==> flow/design.v <==
`timescale 1ns / 1ps
module WcaCicInterp
(
	input wire clock,
	input wire reset,
	input wire enable,
	input wire strobe_cic,
	input wire strobe_if,
	input wire [3:0] log2_rate,
	input  wire [15:0] data_in,
	output wire [15:0] data_out
);
reg [24+15:0] comb1;
reg [24+15:0] comb2;
reg [24+15:0] comb3;
reg [24+15:0] pipe1;
reg [24+15:0] pipe2;
reg [24+15:0] pipe3;
reg [24+15:0] integ1;  
reg [24+15:0] integ2;
reg [24+ 15:0] integ3;
always @(posedge clock)
	if(reset | ~enable)
		begin
			pipe1 <= 0;
			pipe2 <= 0;
			pipe3 <= 0;
			comb1 <= 0;
			comb2 <= 0;
			comb3 <= 0;	
		end
	else if (strobe_cic)
		begin
			comb1 <= data_in;
			pipe1 <= data_in - comb1;
			comb2 <= pipe1;
			pipe2 <= pipe1 - comb2;
			comb3 <= pipe2;
			pipe3 <= pipe2 - comb3;
		end
reg [15:0] data_store;
always @(posedge clock)
	if(reset | ~enable)
		begin
			integ1 <= 0;
			integ2 <= 0;
			integ3 <= 0;
		end
	else if (strobe_if)
		begin
			integ1 <= integ1 + pipe3; 
			integ2 <= integ2 + integ1; 
			integ3 <= integ3 + integ2; 
			case(log2_rate)
				4'h1:  data_store <= integ3[18:3];
				4'h2:  data_store <= integ3[21:6];
				4'h3:  data_store <= integ3[24:9];
				4'h4:  data_store <= integ3[27:12];
				4'h5:  data_store <= integ3[30:15];
				4'h6:  data_store <= integ3[33:18];
				4'h7:  data_store <= integ3[36:21];
				4'h8:  data_store <= integ3[39:24];
				default: data_store <= integ3[15:0];
			endcase
		end
assign data_out = data_store;
endmodule
`timescale 1 ns/100 ps
module WcaCordic12 (reset,ngreset,clock, strobeData, X0, Y0, A0, XN, YN, AN);
  parameter BIT_WIDTH   = 12;
  parameter ITERATIONS  = 12;
  parameter MODE        = 0;  
  input clock, reset, ngreset,strobeData;
  input signed  [BIT_WIDTH-1:0] X0, Y0, A0;
  output signed [BIT_WIDTH-1:0] XN, YN, AN;
  wire signed [BIT_WIDTH-1:0] x_w [ITERATIONS-1:1];
  wire signed [BIT_WIDTH-1:0] y_w [ITERATIONS-1:1];
  wire signed [BIT_WIDTH-1:0] a_w [ITERATIONS-1:1];
    localparam [143:0] arctanLUT = { 12'h0, 12'h1, 12'h1, 12'h3, 12'h5, 12'ha, 12'h14, 12'h29, 12'h51, 12'ha0, 12'h12e,  12'h200  };
    CordicCalc #(0,MODE,BIT_WIDTH) pcc_0(.reset(reset), .ngreset(ngreset), .clock(clock), .strobeData( strobeData),
               .X0(X0), .Y0(Y0), .A0(A0), .aRom(arctanLUT[BIT_WIDTH-1:0]),
               .XN(x_w[1]), .YN(y_w[1]), .AN(a_w[1])  );
    genvar i;
    generate for(i=1; i<ITERATIONS-1; i=i+1) begin: pcc_1
      CordicCalc #(i,MODE,BIT_WIDTH) pcc_1(.reset(reset), .ngreset(ngreset), .clock(clock), .strobeData( strobeData),
               .X0(x_w[i]), .Y0(y_w[i]), .A0(a_w[i]), .aRom(arctanLUT[(i+1)*BIT_WIDTH-1:i*BIT_WIDTH]),
               .XN(x_w[i+1]), .YN(y_w[i+1]), .AN(a_w[i+1])  );
    end
	endgenerate 
    CordicCalc #(ITERATIONS-1,MODE,BIT_WIDTH) pcc_2(.reset(reset),.ngreset(ngreset),.clock(clock), .strobeData( strobeData),
               .X0(x_w[ITERATIONS-1]), .Y0(y_w[ITERATIONS-1]), .A0(a_w[ITERATIONS-1]), 
               .aRom(arctanLUT[ITERATIONS*BIT_WIDTH-1:(ITERATIONS-1)*BIT_WIDTH]),
               .XN(XN), .YN(YN), .AN(AN)  );
endmodule
module CordicCalc(reset,ngreset,clock, strobeData, X0, Y0, A0, XN, YN, AN, aRom);
  parameter RSHIFT = 0;
  parameter MODE = 0;    
  parameter BIT_WIDTH = 12;
  input reset, ngreset, clock, strobeData;
  input  signed [BIT_WIDTH-1:0] X0, Y0, A0;
  input  signed [BIT_WIDTH-1:0] aRom;
  output signed [BIT_WIDTH-1:0] XN, YN, AN;
  wire d;
  reg signed [BIT_WIDTH-1:0] XN, YN, AN;
  assign d = (MODE==0)? A0[BIT_WIDTH-1] : ~Y0[BIT_WIDTH-1];  
  always @ (posedge clock) begin
      if(reset) begin
        AN <=  0;
        XN <=  0;
        YN <=  0;
      end
      else
        if (d & strobeData)    begin 
          AN <=  A0 + aRom; 
          XN <=  X0 + (Y0>>>RSHIFT);
          YN <=  Y0 - (X0>>>RSHIFT);
        end
        else if (strobeData)      begin 
          AN <=  A0 - aRom; 
          XN <=  X0 - (Y0>>>RSHIFT);
          YN <=  Y0 + (X0>>>RSHIFT);
        end       
  end   
endmodule
module WcaUpConverter
(
	input              	clock,
	input              	reset,
	input              	enable,
	input  	wire [7:0]  	cfg,				 
	input  	wire       		strobe_cic,   	 
	input  	wire [31:0] 	phase_cordic, 	 
	input		wire [3:0]  	log2_rate,
	input	  wire			strobe_if,
	input   wire	[31:0] iq_bb_in,
	output  reg		[23:0] iq_if_out
  );
  parameter MODE  =  4'hB; 		 
	wire  aclr = cfg[1];  
	wire [15:0] ihb_in = iq_bb_in[15:0];
	wire [15:0] qhb_in = iq_bb_in[31:16];
	wire [11:0] icor_in;
	wire [11:0] qcor_in;
	wire [23:0] cor_out;
	wire [15:0] icic_in;
	wire [15:0] qcic_in;
	wire hb_strobe_out;
	wire cic_strobe_out;
assign icic_in 		= ihb_in; 
assign qcic_in 		= qhb_in;
generate if( MODE & 3'h2)
  begin
  	wire [15:0] icic_out;
   wire [15:0] qcic_out;
   reg [15:0] icic_latch;
	reg [15:0] qcic_latch;
	WcaCicInterp cic_i (
	 .clock(clock), 
    .reset(reset | aclr), 
    .enable(enable), 
    .strobe_cic(strobe_cic), 
    .strobe_if(strobe_if), 
    .log2_rate(log2_rate), 
    .data_in(icic_in), 
    .data_out(icic_out)
    );
	WcaCicInterp cic_q (
    .clock(clock), 
    .reset(reset | aclr), 
    .enable(enable), 
    .strobe_cic(strobe_cic), 
    .strobe_if(strobe_if), 
    .log2_rate(log2_rate), 
    .data_in(qcic_in), 
    .data_out(qcic_out)
    );
	always @(posedge clock)
	begin
		if( strobe_if)
		 begin
			icic_latch<= icic_out;
			qcic_latch<= qcic_out;
		 end
	end	 
	wire bypassCic    	=  MODE[3] & cfg[3];
   assign icor_in 		= (bypassCic) ? icic_in[15:4] : icic_latch[15:4];
	assign qcor_in 		= (bypassCic) ? qcic_in[15:4] : qcic_latch[15:4] ;
	end
else 
 begin 
    assign icor_in 			= icic_in[15:4] ;
    assign qcor_in 			= qcic_in[15:4] ;
  end   
endgenerate
generate if( MODE & 3'h1)
  begin
  wire [11:0] icordicout_internal;
  wire [11:0] qcordicout_internal;
    reg [11:0] X0;
    reg [11:0] Y0;
    reg [11:0] A0;
    always @(posedge clock) 
     case({strobe_if, phase_cordic[31:30]})
       3'b101 :   
        begin            
            X0 <= -qcor_in;
            Y0 <= icor_in;
            A0 <= phase_cordic[31:20] - 12'h400;                    
        end
       3'b110 :  
        begin
            X0 <= qcor_in;
            Y0 <= -icor_in;
            A0 <= phase_cordic[31:20] + 12'h400;                    
        end
       3'b100:  
			begin
            X0 <= icor_in;
            Y0 <= qcor_in;
            A0 <= phase_cordic [31:20];
        end
       3'b111:  
			begin
            X0 <= icor_in;
            Y0 <= qcor_in;
            A0 <= phase_cordic [31:20];
        end
    endcase
    WcaCordic12  #(12,12,0) cordic
    ( 
       .ngreset(1'b1), .clock(clock),.reset(reset | aclr), .strobeData(strobe_if),
       .X0(X0), .Y0(Y0),.A0(A0),
       .XN(icordicout_internal), .YN(qcordicout_internal), .AN() 
    );	 
	wire bypassCordic    = MODE[3] & cfg[2];
	assign cor_out = (bypassCordic) ? {qcor_in, icor_in} : {qcordicout_internal, icordicout_internal};
  end
else  
  begin
    assign cor_out = {qcor_in, icor_in};
  end
endgenerate 
	always @(posedge clock)
	begin
		if( strobe_if)	iq_if_out <= cor_out;
	end
endmodule  
# == Reports on WcaUpConverter ==
# What the tools print for WcaUpConverter, step after step.
# Line numbers count from 1 in the design file above.
# Operators carry their Yosys type and port widths (W data, S select, Z words).
# Cell names lack the library's common part.
# Not given: -
# design
top,WcaUpConverter
clock_port,clock
cell_library,sky130hd
pvt_corner,tt_025C_1v80

# == After elaboration ==
# Counts by Yosys on the flattened word-level netlist (proc, flatten, opt, wreduce). Print and check cells are left out. Cells with the same type and inputs are merged into one.
# word_totals
word_cells,267
inputBits,81
output_inout_bits,24
regBits,1216
# op_classes
reduce_logical,15
n_logic,16
n_mux,78
add_sub_neg,85
equal,12
# ops
operator,n
$mux W12,72
$pmux W16 S8,2
$add A40 B40 Y40,6
$sub A40 B40 Y40,4
$pmux W12 S3,3
$sub A16 B16 Y17,2
$add A12 B1 Y12,2
$sub A12 B1 Y12,2
$add A12 B10 Y12,2
$sub A12 B10 Y12,2
$add A12 B11 Y12,2
$sub A12 B11 Y12,2
$add A12 B11 Y12 const B,2
$sub A12 B11 Y12 const B,2
$sub A12 B12 Y12,2
$add A12 B2 Y12,2
$sub A12 B2 Y12,2
$add A12 B2 Y12 const B,2
$sub A12 B2 Y12 const B,2
$add A12 B3 Y12,2
$sub A12 B3 Y12,2
$add A12 B4 Y12,2
$sub A12 B4 Y12,2
$add A12 B5 Y12,2
$sub A12 B5 Y12,2
$add A12 B6 Y12,2
$sub A12 B6 Y12,2
$add A12 B7 Y12,2
# Other operator kinds: 36; their cells: 73.

# == Depth ==
# Depth = most cells in a row (Yosys ltp): at word level without a register or memory, in the mapped netlist without a sequential cell, where the memories' decode and read muxes count.
# logic_depth
word_depth,4
abc_area,0
mapped_depth,19
mapped_depth_nobuf,18

# == Synthesis result ==
# Yosys stat after the flow's synthesis: flattened, memories mapped to cells. It holds for the ABC_AREA given above (unset counts as 0); a run with the other value may have another netlist.
# Totals and module areas in this step are rounded.
# mapped
flip_flops,1096
n_buf,390
yosys_area_um2,75000
seq_area_um2,23000
stdcells,9061
# types
cell_type,n,type_area_um2
dfxtp_1,988,1.98E+04
ha_1,793,9.92E+03
mux2i_1,527,5.28E+03
nor2_1,1240,4.65E+03
xnor2_1,454,3.98E+03
a21oi_1,790,3.95E+03
edfxtp_1,108,3243.11
o21ai_0,555,2.78E+03
a21o_1,297,2.23E+03
nand2_1,595,2.23E+03
inv_1,534,2E+03
xor2_1,217,1.9E+03
clkbuf_1,338,1.27E+03
o21bai_1,137,1.03E+03
fa_1,51,1.02E+03
a211oi_1,126,945.907
nand3_1,134,670.643
nor3_1,131,655.629
# Not listed: further types 74, cells in them 1046.
# The figures by module come from a second, unflattened synthesis with its own total; it is not the netlist above.
# unflattened
cells_unflattened,10017
hier_area_um2,84000
# Rows give one instance, submodules left out.
# by_module
mod,n_inst,mod_area_um2,n_cells,mod_seq_area_um2
WcaCicInterp,2,20000,2422,6300
WcaUpConverter,1,4300,342,2500
CordicCalc,1,3700,461,700
CordicCalc,1,3700,458,720
CordicCalc,1,3400,418,720
CordicCalc,1,3400,410,720
CordicCalc,1,3300,413,720
CordicCalc,1,3200,406,720
CordicCalc,1,3200,402,720
CordicCalc,1,3200,387,720
CordicCalc,1,3100,389,720
CordicCalc,1,3100,381,720
CordicCalc,1,3100,367,720
CordicCalc,1,2800,337,720
WcaCordic12,1,7.5,2,0.0

# == Worst setup path after synthesis ==
# Source: OpenSTA report_checks on the synthesized netlist (no wires, ideal clock, input and output delay 20% of the period each), path of least setup slack; recovery checks are left aside. Register names are those of the netlist, which keeps one name where synthesis merged equal registers.
# synth_path
path_type,input to register
startpoint,input port strobe_if
endpoint,register genblk2.cordic.pcc_1[10].pcc_1.XN[11]
arrival_time_ns,5.154
in_delay_ns,1.600
n_path_buf,2
launch_ns,1.600
path_slack_ns,2.719
stages,15
setup_time_ns,0.128
clock_period_ns,8.0
path_delay_ns,3.682
required_time_ns,7.872
period_less_setup_slack_ns,5.281
# "path_delay_ns" = arrival - input delay + setup time.
# "stages" counts driving pins, that of a launching flip-flop among them; a cell with two outputs on the path counts twice.
# "period_less_setup_slack_ns" = period - worst setup slack (recovery checks aside). The figure is calculated, with input and output delays left at 20% of the set period.
# The rows between start and end are the longest chain of elaborated cells between them; the timing report does not say that the signal goes this way. Where chains are equally long, one stands for them.
# Each line given opens the expression or statement behind the cell; cells for indexed reads and writes are added by Yosys, which also makes memories of some case tables.
# A register here has more assigning lines than the two given.
# synth_between
cell_sequence,clkbuf_1 clkbuf_1 nand2_1 o21ai_0 ha_1 a21oi_1 o21bai_1 a21oi_1 o21bai_1 a21oi_1 o21ai_0 o41ai_1 xnor3_1 mux2i_1 nor2_1
elab_chain_len,2
cone_cells,4
lines_between,2
cone_classes,mux (2); logic (1); reduce/logical (1)
# synth_rtl
item,line_no,rtl
start: declaration,134,"input wire strobe_if,"
$mux W12,118,else if (strobeData)      begin
$mux W12,113,if (d & strobeData)    begin
end: assignment,115,XN <=  X0 + (Y0>>>RSHIFT);
end: assignment,120,XN <=  X0 - (Y0>>>RSHIFT);
end: declaration,102,"output signed [BIT_WIDTH-1:0] XN, YN, AN;"

# == Worst path after layout ==
# Path of least setup slack in the final report of entry A (OpenROAD, finished layout, wires in). Where an end is a register, its clock arrival counts in the times.
# layout_path
path_type,input to register
startpoint,input port strobe_if
endpoint,register genblk2.cordic.pcc_1[10].pcc_1.YN[11]
stages,14
required_time_ns,8.63
n_path_buf,1
in_delay_ns,1.60
launch_ns,1.60
setup_time_ns,0.14
arrival_time_ns,5.77
clock_period_ns,8.0
path_slack_ns,2.87
# The rows between start and end are the longest chain of elaborated cells between them; the timing report does not say that the signal goes this way. Where chains are equally long, one stands for them.
# A register here has more assigning lines than the two given.
# layout_between
cell_sequence,buf_8 nand2_1 mux2i_1 ha_1 o21ai_0 a21boi_0 o21ai_0 a21boi_0 o21ai_0 a21boi_0 o21ai_0 a21oi_1 xnor2_1 a21oi_1
elab_chain_len,2
cone_cells,4
lines_between,2
cone_classes,mux (2); logic (1); reduce/logical (1)
# layout_rtl
item,line_no,rtl
start: declaration,134,"input wire strobe_if,"
$mux W12,118,else if (strobeData)      begin
$mux W12,113,if (d & strobeData)    begin
end: assignment,116,YN <=  Y0 - (X0>>>RSHIFT);
end: assignment,121,YN <=  Y0 + (X0>>>RSHIFT);
end: declaration,102,"output signed [BIT_WIDTH-1:0] XN, YN, AN;"

# Top module WcaUpConverter; platform sky130hd; tools Yosys and OpenROAD; 4 stored runs in no particular order. Input and output delays are each 20% of the period that was set; the output load is 0.01 pF.
# By "worst_path_allowed_less_slack_ns" is meant the share of the clock period that the worst setup path is allowed (20% is reserved at inputs, 20% at outputs), minus its slack. Clock arrival times at its registers enter into it.
# By "design_power_mw" is meant OpenSTA's value without simulated activity: inputs other than the clock are taken to toggle once in ten clock periods, and the tool carries that through the logic.
# The measured numbers are rounded.
# Among the settings, n/a means not set for that run.
# A result given as n/a is not shown for that run.
run name,CORE_UTILIZATION,period_ns,CAP_MARGIN,CORE_MARGIN,SLEW_MARGIN,CTS_CLUSTER_DIAMETER,ABC_AREA,CELL_PAD_IN_SITES_GLOBAL_PLACEMENT,MAX_ROUTING_LAYER,MIN_ROUTING_LAYER,PLACE_DENSITY,SETUP_SLACK_MARGIN,TNS_END_PERCENT,CELL_PAD_IN_SITES_DETAIL_PLACEMENT,CORE_ASPECT_RATIO,CTS_CLUSTER_SIZE,GPL_ROUTABILITY_DRIVEN,HOLD_SLACK_MARGIN,design.die.area_um2,worst_path_allowed_less_slack_ns,critical_path_type,final_hold_ws_ns,setup_worst_slack_ns,synthesis_area_um2,final_setup_tns_ns,design_power_mw,finish.utilization_frac
entry A,40,8.0,20,2,20,n/a,n/a,n/a,n/a,n/a,n/a,n/a,n/a,n/a,n/a,n/a,n/a,n/a,190000,3.53,input to register,0.42,2.9,75000,0.000,21,0.44
entry B,33,8.0,20,2,20,79,n/a,n/a,n/a,n/a,n/a,n/a,n/a,n/a,n/a,n/a,n/a,n/a,230000,3.71,input to register,0.41,2.7,75000,0.000,20,0.37
entry C,47,3.0,20,2,10,373,0,1,met4,met1,0.89,-0.12,90,n/a,n/a,n/a,n/a,n/a,160000,3.16,register to register,0.14,-0.16,75000,-0.94,62,0.59
entry D,64,8.0,10,5,30,240,n/a,1,n/a,met2,n/a,n/a,30,2,1.7,35,0,-0.08,n/a,n/a,n/a,n/a,n/a,n/a,n/a,n/a,n/a
# Entry D: no results, placement failed with DPL-0033
